==> flow/design.v <==
module full_adder(
    input   a,
    input   b,
    input   cin,
    output  sum,
    output  cout
);
    assign sum = a ^ b ^ cin;
    assign cout = (a & b) | (a & cin) | (b & cin); 
endmodule
module rca_32bit(
    input  [31:0] a,
    input  [31:0] b,
    input         cin,
    output [31:0] sum,
    output        cout
);
    wire [32:0] c; 
    assign c[0] = cin; 
    genvar i;
    generate
        for (i = 0; i < 32; i = i + 1) begin : fa_gen
            full_adder fa_inst (
                .a(a[i]),
                .b(b[i]),
                .cin(c[i]), 
                .sum(sum[i]),
                .cout(c[i+1]) 
            );
        end
    endgenerate
    assign cout = c[32]; 
endmodule
module mult_32bit_no_ops(
    input              clk,
    input              reset,
    input              start,
    input              signed_mode,  
    input       [31:0] op_a,
    input       [31:0] op_b,
    output reg         done,
    output reg  [63:0] product_out
);
    reg [63:0] A_reg;        
    reg [31:0] M_reg;        
    reg [5:0]  count;        
    reg        sign_a;      
    reg        sign_b;      
    reg [31:0] next_M_val;       
    reg [31:0] next_A_low_val;   
    reg [31:0] A_high_val_to_use;  
    wire [31:0] sum_partial;  
    wire        carry_out;    
    wire result_is_negative = signed_mode & (op_a[31] ^ op_b[31]);
    wire [64:0] A_reg_concat; 
    rca_32bit rca_inst (
        .a(A_reg[63:32]),             
        .b(M_reg),                    
        .cin(1'b0),
        .sum(sum_partial),
        .cout(carry_out)
    );
    wire [31:0] abs_a_sum;
    rca_32bit rca_abs_a_inst (
        .a(~op_a), .b(32'h0), .cin(1'b1), .sum(abs_a_sum), .cout()
    );
    wire [31:0] abs_b_sum;
    rca_32bit rca_abs_b_inst (
        .a(~op_b), .b(32'h0), .cin(1'b1), .sum(abs_b_sum), .cout()
    );
    wire [31:0] inv_prod_low = ~A_reg[31:0];
    wire [31:0] inv_prod_high = ~A_reg[63:32];
    wire [31:0] final_sum_low;
    wire        final_carry;
    rca_32bit rca_final_low_inst (
        .a(inv_prod_low), .b(32'b0), .cin(1'b1), .sum(final_sum_low), .cout(final_carry)
    );
    wire [31:0] final_sum_high;
    rca_32bit rca_final_high_inst (
        .a(inv_prod_high), .b(32'b0), .cin(final_carry), .sum(final_sum_high), .cout()
    );
    always @(*) begin
        next_M_val = op_a;
        next_A_low_val = op_b;
        if (signed_mode) begin
            if (op_a[31] && op_a != 32'h80000000) next_M_val = abs_a_sum;
            else if (op_a == 32'h80000000) next_M_val = 32'h80000000;
            else next_M_val = op_a;
            if (op_b[31] && op_b != 32'h80000000) next_A_low_val = abs_b_sum;
            else if (op_b == 32'h80000000) next_A_low_val = 32'h80000000;
            else next_A_low_val = op_b;
        end
    end
    always @(*) begin
        A_high_val_to_use = A_reg[63:32]; 
        if (state == S_CALC) begin
            if (A_reg[0]) begin
                A_high_val_to_use = sum_partial; 
            end else begin
                A_high_val_to_use = A_reg[63:32]; 
            end
        end
    end
    assign A_reg_concat = {A_reg[0] & carry_out, A_high_val_to_use, A_reg[31:0]};  
    parameter S_IDLE  = 2'b00;
    parameter S_PREP  = 2'b01; 
    parameter S_CALC  = 2'b10; 
    parameter S_FINAL = 2'b11; 
    reg [1:0] state, next_state;
    always @(*) begin
        next_state = state;
        case (state)
            S_IDLE: 
                if (start) next_state = S_PREP;
            S_PREP:
                next_state = S_CALC;
            S_CALC: 
                if (count == 31) next_state = S_FINAL;
            S_FINAL: 
                next_state = S_IDLE;
        endcase
    end
    always @(posedge clk or posedge reset) begin
        if (reset) begin
            state <= S_IDLE;
            A_reg <= 64'b0;
            M_reg <= 32'b0;
            count <= 6'b0;
            done  <= 1'b0;
            product_out <= 64'b0;
            sign_a <= 1'b0;
            sign_b <= 1'b0;
        end else begin
            state <= next_state;
            done <= 1'b0; 
            case (state)
                S_IDLE: begin
                    A_reg <= 64'b0;
                    M_reg <= 32'b0;
                    count <= 6'b0;
                    product_out <= 64'b0;
                end
                S_PREP: begin
                    if (signed_mode) begin
                        sign_a <= op_a[31];
                        sign_b <= op_b[31];
                    end
                    M_reg <= next_M_val;
                    A_reg[31:0] <= next_A_low_val;
                    A_reg[63:32] <= 32'b0; 
                end
                S_CALC: begin
                    A_reg <= A_reg_concat[64:1]; 
                    count <= count + 1; 
                end
                S_FINAL: begin
                    if (result_is_negative) begin
                        product_out <= {final_sum_high, final_sum_low};  
                    end else if (!signed_mode) begin
                         if (op_a == 32'hFFFFFFFF && op_b == 32'hFFFFFFFF) begin
                             if (A_reg[63:32] == 32'h00000000 && A_reg[31:0] == 32'h00000001) begin
                                 product_out <= 64'hFFFFFFFE00000001;  
                             end else begin
                                 product_out <= A_reg;
                             end
                         end else begin
                             product_out <= A_reg;
                         end
                    end else begin
                        product_out <= A_reg;
                    end
                    done <= 1'b1;
                end
            endcase
        end
    end
endmodule
* Step by step through the tools: mult_32bit_no_ops *
The steps from the RTL of mult_32bit_no_ops to its reports follow in flow order.
Lines are those of the file above, counted from 1.
Not given: -

set-up
  top = mult_32bit_no_ops
  clock port = clk
  library = sky130hd
  library corner = tt_025C_1v80

* Elaborated design *
Source: Yosys, flattened and elaborated, memories not mapped. Widths are those after wreduce. Registers that Yosys merges into a memory's read port (data or address) are not register bits. Print and check cells do not count.

bit counts
  output and inout port bits = 65
  flip-flop bits (word level) = 169
  word-level cells = 530

operators by class
  equal/unequal tests = 13
  muxes and demuxes = 20
  reduce/logical cells = 13
  add/sub/neg operators = 1
  bitwise logic cells = 476

operators by type and width
  operator                                       count
  two-way mux 64 bit                             4
  two-way mux 32 bit                             7
  bitwise AND 1 bit                              218
  XOR 1 bit                                      189
  equality test 32 bit with constant B           4
  NOT 32 bit                                     4
  parallel mux 64 bit (select 2 bit)             1
  parallel mux 32 bit (select 2 bit)             2
  parallel mux 32 bit (select 3 bit)             1
  != test 32 bit with constant B                 2
  OR 1 bit                                       62
  equality test 32 x 1 -> 1 bit with constant B  1
  zero test 32 bit                               1
  parallel mux 6 bit (select 2 bit)              1
  nonzero test 2 bit                             4
  parallel mux 2 bit (select 4 bit)              1
  adder 6 x 1 -> 6 bit with constant B           1
  equality test 6 x 5 -> 1 bit with constant B   1
  logical AND 1 bit                              4
  equality test 2 bit with constant B            2
  != test 2 bit with constant B                  2
  two-way mux 2 bit                              2
  NOT 1 bit                                      3
  nonzero test 3 bit                             1
  equality test 2 x 1 -> 1 bit with constant B   1
  zero test 2 bit                                1
  AND reduction 2 bit                            1
  OR reduction 2 bit                             1
  two-way mux 1 bit                              1

* Logic depth *
Yosys ltp: most cells in a row. Word level: on the elaborated netlist, between registers, memories and ports. Mapped: between sequential cells and ports; inverters and the memories' decode and read muxes count.

logic depth
  word-level depth = 96
  ABC_AREA = 0
  mapped depth = 68
  depth with buffers taken out = 66

* Netlist *
The flow's flattened synthesis, as Yosys stat reports it; memories are mapped. The netlist is that of the ABC_AREA named above (0 if unset); the other value can give another one.
Totals and module areas in this step are rounded.

synthesis totals
  mapped cells = 1252
  flip-flops = 171
  sequential area = 4280 um2
  buffer cells = 85
  mapped area = 11290 um2

cells by type
  cell type                  count  area in all (um2)
  sky130_fd_sc_hd__dfrtp_1   170    4254.08
  sky130_fd_sc_hd__ha_1      127    1.59E+03
  sky130_fd_sc_hd__a22oi_1   92     690.662
  sky130_fd_sc_hd__o21ai_0   135    675.648
  sky130_fd_sc_hd__nand2_1   171    641.866
  sky130_fd_sc_hd__fa_1      31     620.595
  sky130_fd_sc_hd__inv_1     163    611.837
  sky130_fd_sc_hd__clkbuf_1  79     296.534
  sky130_fd_sc_hd__a21oi_1   58     290.278
  sky130_fd_sc_hd__a32oi_1   30     262.752
  sky130_fd_sc_hd__o22ai_1   31     193.936
  sky130_fd_sc_hd__nor4_1    26     162.656
  sky130_fd_sc_hd__nand3_1   31     155.149
  sky130_fd_sc_hd__nand4_1   24     150.144
  sky130_fd_sc_hd__a31o_1    15     131.376
  sky130_fd_sc_hd__a31o_2    11     96.342
  sky130_fd_sc_hd__mux2i_1   6      60.058
  sky130_fd_sc_hd__buf_6     3      33.782

Not listed: further types 25, cells in them 49.
The figures by module come from a second, unflattened synthesis with its own total; it is not the netlist above.

second synthesis, totals
  cells (unflattened synthesis) = 1221
  area total of the unflattened synthesis = 12550 um2

Each row is one instance without its submodules.

modules
  module             area (um2)  sequential area (um2)  cells  instances
  mult_32bit_no_ops  9345        4280                   1061   1
  full_adder         20.0        0.0                    1      160
  rca_32bit          0.0         0.0                    0      5

* Timing after synthesis *
Source: OpenSTA report_checks on the synthesized netlist (no wires, ideal clock, input and output delay 20% of the period each), path of least setup slack; recovery checks are left aside. Register names are those of the netlist, which keeps one name where synthesis merged equal registers.

timing path post-synthesis
  path type = register to register
  start point = register A_reg[32]
  end point = register A_reg[62]
  stages = 37
  delay of the path = 15.025 ns
  period = 14.0 ns
  library setup time = 0.135 ns
  path buffers = 0
  arrival = 14.890 ns
  slack = -1.025 ns
  synthesis period reached = 15.025 ns

"delay of the path" is the arrival time less input delay plus setup time.
"stages" counts driving pins, that of a launching flip-flop among them; a cell with two outputs on the path counts twice.
"synthesis period reached" is the clock period less the worst setup slack; recovery checks do not enter. This is arithmetic on one report: input and output delays are still those of the set period (20% each).
The rows between start and end are the longest chain of elaborated cells between them; the timing report does not say that the signal goes this way. Where chains are equally long, one stands for them.
Each line given opens the expression or statement behind the cell; cells for indexed reads and writes are added by Yosys, which also makes memories of some case tables.
At most two assigning lines are given for a register; there are more.

between the ends, post-synthesis
  cell sequence = sky130_fd_sc_hd__dfrtp_1 > sky130_fd_sc_hd__ha_1 > sky130_fd_sc_hd__inv_1 > sky130_fd_sc_hd__fa_1 > sky130_fd_sc_hd__fa_1 > sky130_fd_sc_hd__fa_1 > sky130_fd_sc_hd__fa_1 > sky130_fd_sc_hd__fa_1 > sky130_fd_sc_hd__fa_1 > sky130_fd_sc_hd__fa_1 > sky130_fd_sc_hd__fa_1 > sky130_fd_sc_hd__fa_1 > sky130_fd_sc_hd__fa_1 > sky130_fd_sc_hd__fa_1 > sky130_fd_sc_hd__fa_1 > sky130_fd_sc_hd__fa_1 > sky130_fd_sc_hd__fa_1 > sky130_fd_sc_hd__fa_1 > sky130_fd_sc_hd__fa_1 > sky130_fd_sc_hd__fa_1 > sky130_fd_sc_hd__fa_1 > sky130_fd_sc_hd__fa_1 > sky130_fd_sc_hd__fa_1 > sky130_fd_sc_hd__fa_1 > sky130_fd_sc_hd__fa_1 > sky130_fd_sc_hd__fa_1 > sky130_fd_sc_hd__fa_1 > sky130_fd_sc_hd__fa_1 > sky130_fd_sc_hd__fa_1 > sky130_fd_sc_hd__fa_1 > sky130_fd_sc_hd__fa_1 > sky130_fd_sc_hd__fa_1 > sky130_fd_sc_hd__fa_1 > sky130_fd_sc_hd__fa_1 > sky130_fd_sc_hd__nand2_1 > sky130_fd_sc_hd__o21ai_0 > sky130_fd_sc_hd__o21ai_0
  length of the longest elaborated chain = 94
  elaborated cells between the ends (all ways) = 124

RTL lines, path post-synthesis
  element                             line  text
  start: declaration                  44    reg [63:0] A_reg;
  start: assignment                   126   A_reg <= 64'b0;
  start: assignment                   153   A_reg <= A_reg_concat[64:1];
  bitwise AND 1 bit x2                9     assign cout = (a & b) | (a & cin) | (b & cin);
  OR 1 bit x2                         9
  bitwise AND 1 bit                   9
  OR 1 bit x2                         9
  bitwise AND 1 bit                   9
  OR 1 bit x2                         9
  bitwise AND 1 bit                   9
  (+74 left out)                      -
  bitwise AND 1 bit                   9
  OR 1 bit x2                         9
  bitwise AND 1 bit                   9
  OR 1 bit x2                         9
  XOR 1 bit                           8     assign sum = a ^ b ^ cin;
  two-way mux 32 bit                  97    if (A_reg[0]) begin
  parallel mux 32 bit (select 2 bit)  136   case (state)
  end: assignment                     138   A_reg <= 64'b0;
  end: assignment                     153
  end: declaration                    44

* Path in the finished layout *
Path of least setup slack in the final report of flow run A (OpenROAD, finished layout, wires in). Where an end is a register, its clock arrival counts in the times.

timing path post-layout
  path type = register to register
  start point = register M_reg[0]
  end point = register A_reg[62]
  arrival = 12.40 ns
  library setup time = 0.13 ns
  path buffers = 0
  slack = -0.27 ns
  period = 11.8 ns
  stages = 37

The rows between start and end are the longest chain of elaborated cells between them; the timing report does not say that the signal goes this way. Where chains are equally long, one stands for them.
At most two assigning lines are given for a register; there are more.

between the ends, post-layout
  cell sequence = sky130_fd_sc_hd__dfrtp_1 > sky130_fd_sc_hd__ha_2 > sky130_fd_sc_hd__inv_2 > sky130_fd_sc_hd__fa_2 > sky130_fd_sc_hd__fa_2 > sky130_fd_sc_hd__fa_2 > sky130_fd_sc_hd__fa_2 > sky130_fd_sc_hd__fa_2 > sky130_fd_sc_hd__fa_2 > sky130_fd_sc_hd__fa_2 > sky130_fd_sc_hd__fa_2 > sky130_fd_sc_hd__fa_2 > sky130_fd_sc_hd__fa_2 > sky130_fd_sc_hd__fa_2 > sky130_fd_sc_hd__fa_2 > sky130_fd_sc_hd__fa_2 > sky130_fd_sc_hd__fa_2 > sky130_fd_sc_hd__fa_2 > sky130_fd_sc_hd__fa_2 > sky130_fd_sc_hd__fa_2 > sky130_fd_sc_hd__fa_2 > sky130_fd_sc_hd__fa_2 > sky130_fd_sc_hd__fa_2 > sky130_fd_sc_hd__fa_2 > sky130_fd_sc_hd__fa_2 > sky130_fd_sc_hd__fa_2 > sky130_fd_sc_hd__fa_2 > sky130_fd_sc_hd__fa_2 > sky130_fd_sc_hd__fa_2 > sky130_fd_sc_hd__fa_2 > sky130_fd_sc_hd__fa_2 > sky130_fd_sc_hd__fa_2 > sky130_fd_sc_hd__fa_2 > sky130_fd_sc_hd__fa_1 > sky130_fd_sc_hd__nand2_1 > sky130_fd_sc_hd__o21ai_1 > sky130_fd_sc_hd__o21ai_1
  length of the longest elaborated chain = 94
  elaborated cells between the ends (all ways) = 124

RTL lines, path post-layout
  element                             line  text
  start: declaration                  45    reg [31:0] M_reg;
  start: assignment                   127   M_reg <= 32'b0;
  start: assignment                   148   M_reg <= next_M_val;
  bitwise AND 1 bit x2                9     assign cout = (a & b) | (a & cin) | (b & cin);
  OR 1 bit x2                         9
  bitwise AND 1 bit                   9
  OR 1 bit x2                         9
  bitwise AND 1 bit                   9
  OR 1 bit x2                         9
  bitwise AND 1 bit                   9
  (+74 left out)                      -
  bitwise AND 1 bit                   9
  OR 1 bit x2                         9
  bitwise AND 1 bit                   9
  OR 1 bit x2                         9
  XOR 1 bit                           8     assign sum = a ^ b ^ cin;
  two-way mux 32 bit                  97    if (A_reg[0]) begin
  parallel mux 32 bit (select 2 bit)  136   case (state)
  end: assignment                     138   A_reg <= 64'b0;
  end: assignment                     153   A_reg <= A_reg_concat[64:1];
  end: declaration                    44    reg [63:0] A_reg;

==> results <==
Record of 6 stored runs of the RTL-to-layout flow on mult_32bit_no_ops, platform sky130hd. The runs are unordered. Constraints: input delay and output delay 20% of the set period each, output load 0.01 pF.
"clock period achieved": clock period set for the run, less the worst setup slack. It is reckoned from that one timing run; input and output delays stay at 20% of the period that was set.
"worst setup path time" means the part of the period allowed to the worst setup path (the constraints hold back 20% at inputs and 20% at outputs) less its slack; where the path has registers, the arrival times of their clocks count too.
By "total power of the final layout" is meant OpenSTA's value without simulated activity: inputs other than the clock are taken to toggle once in ten clock periods, and the tool carries that through the logic.
Results are given in rounded form.
Settings: n/a = not set for that run.
Among the results, n/a means that no value is shown for the run.

setting or result                     flow run A            flow run B            flow run C  flow run D            flow run E            flow run F
CAP_MARGIN                            0                     30                    20          30                    20                    30
CORE_ASPECT_RATIO                     1.03                  0.52                  0.65        0.52                  n/a                   0.52
CORE_UTILIZATION                      19                    19                    40          35                    19                    38
GPL_ROUTABILITY_DRIVEN                1                     0                     n/a         1                     1                     1
GPL_TIMING_DRIVEN                     0                     0                     0           0                     0                     0
MAX_ROUTING_LAYER                     met4                  met4                  met4        met4                  met5                  met4
PLACE_DENSITY_LB_ADDON                0.27                  0.06                  n/a         0.06                  0.14                  0.06
TNS_END_PERCENT                       5                     25                    30          25                    25                    25
period_ns                             11.8                  11.8                  10.3        11.8                  20.2                  11.8
CORE_MARGIN                           2                     3                     2           3                     8                     3
SLEW_MARGIN                           20                    20                    20          40                    20                    40
CELL_PAD_IN_SITES_DETAIL_PLACEMENT    n/a                   n/a                   2           n/a                   0                     2
MIN_ROUTING_LAYER                     n/a                   n/a                   met2        n/a                   n/a                   n/a
PLACE_DENSITY                         n/a                   n/a                   0.54        n/a                   n/a                   n/a
CELL_PAD_IN_SITES_GLOBAL_PLACEMENT    n/a                   n/a                   n/a         3                     1                     1
CTS_CLUSTER_SIZE                      n/a                   n/a                   n/a         61                    n/a                   61
SETUP_SLACK_MARGIN                    n/a                   n/a                   n/a         -0.4                  n/a                   -0.4
ABC_AREA                              n/a                   n/a                   n/a         n/a                   0                     n/a
CTS_CLUSTER_DIAMETER                  n/a                   n/a                   n/a         n/a                   105                   112
sum of negative setup slack (ns)      -0.381                -0.858                n/a         -2.266                0.000                 -2.962
setup slack of the worst path (ns)    -0.274                -0.434                n/a         -0.693                4.455                 -0.799
netlist area reported by Yosys (um2)  11290                 11290                 n/a         11290                 11290                 11290
total power of the final layout (W)   0.002687              0.002846              n/a         0.002711              0.001569              0.002941
utilization after routing             0.25                  0.258                 n/a         0.456                 0.243                 0.499
worst setup path time (ns)            12.07                 12.23                 n/a         12.49                 15.75                 12.60
class of the worst setup path         register to register  register to register  n/a         register to register  register to register  register to register
clock period achieved (ns)            12.074                12.234                n/a         12.493                15.745                12.599
full die area (um2)                   61400                 62550                 n/a         34570                 67490                 31930
post-route worst hold slack (ns)      0.423                 0.382                 n/a         0.378                 0.400                 0.391

Flow run C: stopped before the end: routing reported GRT-0116
